==> flow/design.v <==
`timescale 100ps/10ps
module triangle(clk, reset, nt, xi, yi, busy, po, xo, yo);
input        clk, reset, nt;
input  [2:0] xi, yi;
output       busy, po;
output [2:0] xo, yo;
reg busy, po;
reg [4:0] state, next_state;  
reg [6:0] x_cor[0:2];         
reg [6:0] y_cor[0:2];         
reg [1:0] s0_count;           
reg s1_count;                 
reg s2_count;                 
reg s7_count;                 
reg [4:0] horiz;              
reg [3:0] out_count;          
reg signed [8:0] a[0:1];      
reg signed [8:0] b[0:1];      
reg signed [8:0] c[0:1];      
reg [3:0] ep, save_ep;        
reg signed [7:0] value;       
reg [1:0] o_idx;              
reg [2:0] xo, yo;             
reg loc;                      
reg [3:0] start;              
parameter s0=5'd0,s1=5'd1,s2=5'd2,s3=5'd3,s4=5'd4,s5=5'd5,s6=5'd6,s7=5'd7;
integer i,j;
always @(posedge clk or posedge reset)begin
    if(reset) state<=s0;
    else state<=next_state;
end
always @(*)begin
    case(state)
        s0:next_state=(s0_count==2'd3)?s1:s0;
        s1:next_state=(s1_count==1'b1)?s2:s1;
        s2:next_state=(out_count==y_cor[0]||out_count==y_cor[1]||out_count==y_cor[2])?s5:((s2_count==1'b1)?((value==8'd0)?s5:((value[7]==1'b0)?s3:s4)):s2);
        s3:next_state=(o_idx==2'd2)?s5:s2;
        s4:next_state=(o_idx==2'd1)?s5:s2;
        s5:next_state=(out_count==y_cor[0]||out_count==y_cor[2])?s6:((loc==1'b0)?((out_count==y_cor[1])?((start==x_cor[1])?s6:s5):((start==ep)?s6:s5)):((start==x_cor[0])?s6:s5));
        s6:next_state=(out_count==y_cor[2])?s7:s2;
        s7:next_state=(s7_count==1'b1)?s0:s7;
        default:next_state=s0;
    endcase
end
always @(posedge clk or posedge reset)begin
    if(reset) busy<=1'b0;
    else begin
        if(state==s7&&s7_count==1'b1) busy<=1'b0;
        else if(state==s0&&s0_count==2'd0&&nt==1'b0) busy<=1'b0;
        else busy<=1'b1;
    end
end
always @(posedge clk or posedge reset)begin
    if(reset) s0_count<=2'd0;
    else begin
        if(state==s7) s0_count<=2'd0;
        else if(state==s0&&s0_count==2'd0&&nt==1'b0) s0_count<=2'd0;
        else s0_count<=s0_count+2'd1;
    end
end
always @(posedge clk or posedge reset)begin
    if(reset)begin
        s1_count<=1'b0;
    end
    else begin
        if(state==s1) s1_count<=1'b1;
        else s1_count<=1'b0;
    end
end
always @(posedge clk or posedge reset)begin
    if(reset)begin
        s2_count<=1'b0;
    end
    else begin
        if(state==s2) s2_count<=1'b1;
        else s2_count<=1'b0;
    end
end
always @(posedge clk or posedge reset)begin
    if(reset)begin
        s7_count<=1'b0;
    end
    else begin
        if(state==s7) s7_count<=1'b1;
        else s7_count<=1'b0;
    end
end
always @(posedge clk or posedge reset)begin
    if(reset)begin
        loc<=1'b0;
    end
    else begin
        if(state==s1)begin
            if(x_cor[1]>x_cor[0]) loc<=1'b0;
            else loc<=1'b1;
        end
    end
end
always @(posedge clk or posedge reset)begin
    if(reset)begin
        for(i=0;i<2;i=i+1)begin
            a[i]<=9'd0;
        end
    end
    else begin
        case(state)
            s1:begin
                if(loc==1'b0)begin
                    a[0]<=($signed(y_cor[1])-$signed(y_cor[0]));
                    a[1]<=($signed(y_cor[2])-$signed(y_cor[1]));
                end
                else begin
                    a[0]<=($signed(y_cor[1])-$signed(y_cor[0]));
                    a[1]<=(~($signed(y_cor[2])-$signed(y_cor[1])))+9'd1;
                end
            end
        endcase
    end
end
always @(posedge clk or posedge reset)begin
    if(reset)begin
        for(i=0;i<2;i=i+1)begin
            b[i]<=9'd0;
        end
    end
    else begin
        case(state)
            s1:begin
                if(loc==1'b0)begin
                    b[0]<=(~($signed(x_cor[1])-$signed(x_cor[0])))+9'd1;
                    b[1]<=(~($signed(x_cor[2])-$signed(x_cor[1])))+9'd1;
                end
                else begin
                    b[0]<=(~($signed(x_cor[1])-$signed(x_cor[0])))+9'd1;
                    b[1]<=($signed(x_cor[2])-$signed(x_cor[1]));
                end
            end
        endcase
    end
end
always @(posedge clk or posedge reset)begin
    if(reset)begin
        for(i=0;i<2;i=i+1)begin
            c[i]<=9'd0;
        end
    end
    else begin
        case(state)
            s1:begin
                if(loc==1'b0)begin
                    c[0]<=($signed(y_cor[0]*x_cor[1])-$signed(y_cor[1]*x_cor[0]));
                    c[1]<=($signed(y_cor[1]*x_cor[2])-$signed(y_cor[2]*x_cor[1]));
                end
                else begin
                    c[0]<=($signed(y_cor[0]*x_cor[1])-$signed(y_cor[1]*x_cor[0]));
                    c[1]<=(~($signed(y_cor[1]*x_cor[2])-$signed(y_cor[2]*x_cor[1])))+9'd1;
                end
            end
        endcase
    end
end
always @(posedge clk or posedge reset)begin
    if(reset)begin
        for(i=0;i<3;i=i+1)begin
            x_cor[i]<=7'd0;
        end
    end
    else begin
        case(state)
            s0:begin
                x_cor[s0_count]<=xi;
            end
        endcase
    end
end
always @(posedge clk or posedge reset)begin
    if(reset)begin
        for(i=0;i<3;i=i+1)begin
            y_cor[i]<=7'd0;
        end
    end
    else begin
        case(state)
            s0:begin
                y_cor[s0_count]<=yi;
            end
        endcase
    end
end
always @(posedge clk or posedge reset)begin
    if(reset) begin
        horiz<=5'd0;
    end
    else begin
        case(state)
            s1:begin
                horiz<=(x_cor[1]-x_cor[0]);
            end
        endcase
    end
end
always @(posedge clk or posedge reset)begin
    if(reset)begin
        out_count<=4'd0;
    end
    else begin
        case(state)
            s1:out_count<=y_cor[0];
            s6:out_count<=out_count+4'd1;
        endcase
    end
end
always @(posedge clk or posedge reset)begin
    if(reset)begin
        ep<=4'd0;
    end
    else begin
        if(loc==1'b0)begin
            if(state==s6) ep<=save_ep;
            else if(state==s3)begin
                if(out_count<y_cor[1])begin
                    if(o_idx==2'd2) ep<=ep;
                    else ep<=ep+4'd1;
                end
                else ep<=ep-4'd1;
            end
            else if(state==s4)begin
                if(out_count<y_cor[1]) ep<=ep-4'd1;
                else begin
                    if(o_idx==2'd1) ep<=ep;
                    else ep<=ep+4'd1;
                end
            end
            else ep<=ep;
        end
        else begin
            if(state==s6) ep<=save_ep;
            else if(state==s3)begin
                if(out_count<y_cor[1])begin
                    if(o_idx==2'd2) ep<=ep;
                    else ep<=ep-4'd1;
                end
                else ep<=ep+4'd1;
            end
            else if(state==s4)begin
                if(out_count<y_cor[1]) ep<=ep+4'd1;
                else begin
                    if(o_idx==2'd1) ep<=ep;
                    else ep<=ep-4'd1;
                end
            end
            else ep<=ep;
        end
    end
end
always @(posedge clk or posedge reset)begin
    if(reset)begin
        o_idx<=2'd0;
    end
    else begin
        if(state==s3) o_idx<=2'd1;
        else if(state==s4) o_idx<=2'd2;
        else if(state==s5) o_idx<=2'd0;
    end
end
always @(posedge clk or posedge reset)begin
    if(reset)begin
        save_ep<=4'd0;
    end
    else begin
        if(state==s1) save_ep<=(x_cor[0]+x_cor[1])>>1;
    end
end
always @(posedge clk or posedge reset)begin
    if(reset)begin
        value<=8'd0;
    end
    else begin
        if(state==s2) begin
            if(out_count==y_cor[0]||out_count==y_cor[1]||out_count==y_cor[2]) value<=8'd0;
            else if(out_count<y_cor[1]) begin
                value<=(a[0]*$signed(ep))+(b[0]*$signed(out_count))+c[0];
            end
            else begin
                value<=(a[1]*$signed(ep))+(b[1]*$signed(out_count))+c[1];
            end
        end
    end
end
always @(posedge clk or posedge reset)begin
    if(reset) po<=1'b0;
    else if(state==s5) po<=1'b1;
    else po<=1'b0;
end
always @(posedge clk)begin
    if(state==s5) start<=start+4'd1;
    else begin
        if(loc==1'b0) start<=x_cor[0];
        else begin
            if(out_count==y_cor[1]) start<=x_cor[1];
            else start<=ep;
        end
    end
end
always @(posedge clk or posedge reset)begin
    if(reset)begin
        xo<=3'd0;
    end
    else begin
        if(state==s5)begin
            if(out_count==y_cor[0]) xo<=x_cor[0];
            else if(out_count==y_cor[2]) xo<=x_cor[2];
            else xo<=start;
        end
    end
end
always @(posedge clk or posedge reset)begin
    if(reset)begin
        yo<=3'd0;
    end
    else begin
        if(state==s5)begin
            if(out_count==y_cor[0]) yo<=y_cor[0];
            else if(out_count==y_cor[2]) yo<=y_cor[2];
            else yo<=out_count;
        end
    end
end
endmodule
# Reports on triangle
# Tool output for the design above, in the order of the flow.
# Lines are those of the file above, counted from 1.
# Cell names lack the library's common part.
# Not given: --
[setup]
design = "triangle"
clk_port = "clk"
cell_library = "sky130hd"
pvt_corner = "tt_025C_1v80"

# Elaborated design
# Yosys after proc, flatten, opt, wreduce and memory -nomap, before mapping. Print and check cells are not counted.
[word_totals]
reg_bits = 112
inputBits = 9
out_inout_bits = 8
elab_cells = 159
[op_classes]
addsub = 23
n_mul = 8
cmp = 2
equal = 20
muxes = 57
n_logic = 5
n_reduce_logical = 16
[ops]
columns = ["op", "n"]
rows = [
  ["multiplier 9 x 4 -> 8 bit", 4],
  ["multiplier 3 x 3 -> 6 bit", 4],
  ["2-to-1 mux 4 bit", 18],
  ["2-to-1 mux 3 bit", 12],
  ["adder 9 x 1 -> 9 bit with constant B", 3],
  ["NOT 9 bit", 3],
  ["subtractor 3 x 3 -> 4 bit", 6],
  ["adder 8 bit", 3],
  ["parallel mux 3 bit (select 8 bit)", 1],
  ["2-to-1 mux 2 bit", 12],
  ["2-to-1 mux 8 bit", 3],
  ["subtractor 6 x 6 -> 7 bit", 3],
  ["equality test 4 x 3 -> 1 bit", 5],
  ["2-to-1 mux 9 bit", 2],
  ["equality test 3 bit with constant B", 4],
  ["adder 4 x 1 -> 4 bit with constant B", 3],
  ["adder 8 x 1 -> 8 bit with constant B", 1],
  ["adder 8 x 7 -> 8 bit", 1],
  ["NOT 8 bit", 1],
  ["zero test 8 bit", 1],
  ["parallel mux 4 bit (select 2 bit)", 1],
  ["2-to-1 mux 1 bit", 8],
  ["equality test 2 bit with constant B", 3],
  ["AND reduction 2 bit", 3],
  ["equality test 3 x 2 -> 1 bit with constant B", 2],
  ["nonzero test 3 bit", 2],
  ["zero test 5 bit", 1],
  ["equality test 2 x 1 -> 1 bit with constant B", 2],
]
# Other operator kinds: 15; their cells: 19.

# Longest topological paths
# Depth = most cells in a row (Yosys ltp): at word level without a register or memory, in the mapped netlist without a sequential cell, where the memories' decode and read muxes count.
[logic_depth]
word_depth = 7
ABC_AREA = 0
mapped_depth = 19
ltp_nobuf = 17

# After synthesis
# Source: synth_stat.txt of the flow (Yosys; design flattened, memories mapped). It holds for the ABC_AREA given above (unset counts as 0); a run with the other value may have another netlist.
[types]
columns = ["type", "n", "type_area_um2"]
rows = [
  ["dfrtp_1", 100, 2502.4],
  ["fa_1", 91, 1.82E+03],
  ["ha_1", 108, 1.35E+03],
  ["inv_1", 140, 525.504],
  ["xnor2_1", 51, 446.678],
  ["mux2_2", 34, 382.867],
  ["nand2_1", 85, 319.056],
  ["a21oi_1", 59, 295.283],
  ["nor2_1", 76, 285.274],
  ["and2_1", 44, 275.264],
  ["xor2_1", 26, 227.718],
  ["mux2i_1", 20, 200.192],
  ["a21o_1", 19, 142.637],
  ["o21ai_0", 25, 125.12],
  ["nand2b_1", 15, 93.84],
  ["clkbuf_1", 22, 82.579],
  ["dfxtp_1", 4, 80.077],
  ["o22ai_1", 9, 56.304],
]
# Other cell types: 34; their cells: 77.
[mapped]
cell_count = 1005
yosys_area_um2 = 9816.9
seqArea_um2 = 2608.8
flip_flops = 105
n_buf = 28

# Worst setup path after synthesis
# OpenSTA on the mapped netlist: ideal clock, no wires. The path of least setup slack (recovery checks aside). Input and output delay are each 20% of the period. Register names are those of the netlist, which keeps one name where synthesis merged equal registers.
[synth_path]
path_kind = "flip-flop to flip-flop"
startpoint = "register ep[3]"
endpoint = "register value[7]"
period_ns = 5.0
setup_ns = 0.134
t_first_pin_ns = 0.000
t_arrival_ns = 4.663
required_ns = 4.866
path_slack_ns = 0.203
delay_ns = 4.797
path_stages = 17
n_path_buf = 1
period_less_setup_slack_ns = 4.797
# "delay_ns" = arrival - input delay + setup time.
# "path_stages": output pins that drive a net of the path, with the launching flip-flop's if there is one; two outputs of one cell count as two.
# "period_less_setup_slack_ns" is the clock period less the worst setup slack; recovery checks do not enter. This is arithmetic on one report: input and output delays are still those of the set period (20% each).
# The rows between start and end are the longest chain of elaborated cells between them; the timing report does not say that the signal goes this way. Where chains are equally long, one stands for them.
# Each line given opens the expression or statement behind the cell; cells for indexed reads and writes are added by Yosys, which also makes memories of some case tables.
# A register here has more assigning lines than the two given.
[synth_via]
path_cell_list = "dfrtp_1 clkbuf_1 nand2b_1 fa_1 fa_1 inv_1 fa_1 fa_1 fa_1 ha_1 a21oi_1 nor2_1 o211ai_1 nand2_1 xnor2_1 mux2i_1 o22ai_1"
elab_chain_cells = 5
cells_between = 8
lines_between = 4
cone_classes = "4 x add/sub; 2 x mul; 2 x mux"
[synth_lines]
columns = ["item", "line_no", "source"]
rows = [
  ["from (decl)", 20, "reg [3:0] ep, save_ep;"],
  ["from (assign)", 219, "if(state==s6) ep<=save_ep;"],
  ["from (assign)", 222, "if(o_idx==2'd2) ep<=ep;"],
  ["multiplier 9 x 4 -> 8 bit", 285, "value<=(a[1]*$signed(ep))+(b[1]*$signed(out_count))+c[1];"],
  ["adder 8 bit x2", 285, ""],
  ["2-to-1 mux 8 bit", 281, "else if(out_count<y_cor[1]) begin"],
  ["2-to-1 mux 8 bit", 280, "if(out_count==y_cor[0]||out_count==y_cor[1]||out_count==y_cor[2]) value<=8'd0;"],
  ["to (assign)", 282, "value<=(a[0]*$signed(ep))+(b[0]*$signed(out_count))+c[0];"],
  ["to (assign)", 285, ""],
  ["to (decl)", 21, "reg signed [7:0] value;"],
]

# Worst path after layout
# Path of least setup slack in the final report of run 1 (OpenROAD, finished layout, wires in). Where an end is a register, its clock arrival counts in the times.
[layout_path]
path_kind = "flip-flop to flip-flop"
startpoint = "register out_count[3]"
endpoint = "register value[7]"
period_ns = 5.0
setup_ns = 0.12
t_first_pin_ns = 0.37
t_arrival_ns = 4.82
required_ns = 5.24
path_slack_ns = 0.42
path_stages = 17
n_path_buf = 1
# The rows between start and end are the longest chain of elaborated cells between them; the timing report does not say that the signal goes this way. Where chains are equally long, one stands for them.
# A register here has more assigning lines than the two given.
[layout_via]
path_cell_list = "dfrtp_2 clkinvlp_4 buf_4 nor2_1 fa_1 fa_1 fa_1 inv_1 fa_1 inv_1 ha_1 ha_1 o211ai_1 nand2_1 xnor2_1 mux2i_1 o22ai_1"
elab_chain_cells = 5
cells_between = 14
cone_classes = "4 x add/sub; 2 x mul; 1 x compare; 3 x eq/ne; 2 x mux; 2 x reduce/logical"
[layout_lines]
columns = ["item", "line_no", "source"]
rows = [
  ["from (decl)", 16, "reg [3:0] out_count;"],
  ["from (assign)", 208, "s1:out_count<=y_cor[0];"],
  ["from (assign)", 209, "s6:out_count<=out_count+4'd1;"],
  ["multiplier 9 x 4 -> 8 bit", 285, "value<=(a[1]*$signed(ep))+(b[1]*$signed(out_count))+c[1];"],
  ["adder 8 bit x2", 285, ""],
  ["2-to-1 mux 8 bit", 281, "else if(out_count<y_cor[1]) begin"],
  ["2-to-1 mux 8 bit", 280, "if(out_count==y_cor[0]||out_count==y_cor[1]||out_count==y_cor[2]) value<=8'd0;"],
  ["to (assign)", 282, "value<=(a[0]*$signed(ep))+(b[0]*$signed(out_count))+c[0];"],
  ["to (assign)", 285, ""],
  ["to (decl)", 21, "reg signed [7:0] value;"],
]

Appendix: measured runs

triangle through Yosys and OpenROAD on sky130hd: 2 stored runs, unordered, with their settings and measured results. The constraints put input and output delay at 20% of the set period each and load the outputs with 0.01 pF.
"clock_period_reached_ns" means the clock period less the worst setup slack. The figure is calculated, with input and output delays left at 20% of the set period.
"worst_path_ns": the worst setup path's part of the clock period (all of it between registers, 20% less for each end at a port) less its slack. A launch clock that arrives late makes it longer, a capture clock that arrives late makes it shorter.
"totalPower_mw": no workload was simulated; the value follows from the tool's default switching activity.

# run 1
==> flow/run.sh <==
#!/bin/bash
# the make line also repeats the synthesis and layout settings of config.mk as NAME=value (left out here)
make -C /OpenROAD-flow-scripts/flow DESIGN_CONFIG=/design/flow/config.mk WORK_HOME=/design/flow/orfs CLKGATE_MAP_FILE= finish
==> flow/config.mk <==
export PLATFORM = sky130hd
export DESIGN_NAME = triangle
export DESIGN_NICKNAME = triangle
export VERILOG_FILES = /design/flow/design.v
export SDC_FILE = /design/flow/constraint.sdc
export NUM_CORES = 4
export LEC_CHECK = 0
export CAP_MARGIN = 20
export CORE_ASPECT_RATIO = 0.67
export CORE_MARGIN = 8
export CORE_UTILIZATION = 40
export CTS_CLUSTER_SIZE = 49
export GPL_ROUTABILITY_DRIVEN = 0
export MIN_ROUTING_LAYER = met1
export PLACE_DENSITY = 0.61
export SETUP_SLACK_MARGIN = 0.14
export SLEW_MARGIN = 0
export TNS_END_PERCENT = 50
==> flow/constraint.sdc <==
create_clock -name core_clock -period 5.0 [get_ports {clk}]
set_input_delay 1.0000 -clock core_clock [delete_from_list [all_inputs] [get_ports {clk}]]
set_output_delay 1.0000 -clock core_clock [all_outputs]
set_load 0.01 [all_outputs]

==> run 1: results <==
hold_worst_slack_ns=0.473
totalPower_mw=2.061
layout_stdcell_area_um2=10714.0
design.die.area_um2=29911.9
post_synth_area_um2=9816.9
tns_ns=0.000
layout_utilization_pct=43.9
setup_worst_slack_ns=0.421
worst_path_ns=4.58
critical_path_type="flip-flop to flip-flop"
clock_period_reached_ns=4.579

# run 2
==> flow/run.sh <==
#!/bin/bash
# the make line also repeats the synthesis and layout settings of config.mk as NAME=value (left out here)
make -C /OpenROAD-flow-scripts/flow DESIGN_CONFIG=/design/flow/config.mk WORK_HOME=/design/flow/orfs CLKGATE_MAP_FILE= finish
==> flow/config.mk <==
export PLATFORM = sky130hd
export DESIGN_NAME = triangle
export DESIGN_NICKNAME = triangle
export VERILOG_FILES = /design/flow/design.v
export SDC_FILE = /design/flow/constraint.sdc
export NUM_CORES = 4
export LEC_CHECK = 0
export CAP_MARGIN = 20
export CORE_MARGIN = 2
export CORE_UTILIZATION = 40
export SETUP_SLACK_MARGIN = -0.45
export SLEW_MARGIN = 20
==> flow/constraint.sdc <==
create_clock -name core_clock -period 4.74 [get_ports {clk}]
set_input_delay 0.9480 -clock core_clock [delete_from_list [all_inputs] [get_ports {clk}]]
set_output_delay 0.9480 -clock core_clock [all_outputs]
set_load 0.01 [all_outputs]

==> run 2: results <==
hold_worst_slack_ns=0.489
totalPower_mw=2.160
layout_stdcell_area_um2=10766.6
design.die.area_um2=25811.6
post_synth_area_um2=9816.9
tns_ns=0.000
layout_utilization_pct=44.5
setup_worst_slack_ns=0.167
worst_path_ns=4.57
critical_path_type="flip-flop to flip-flop"
clock_period_reached_ns=4.573
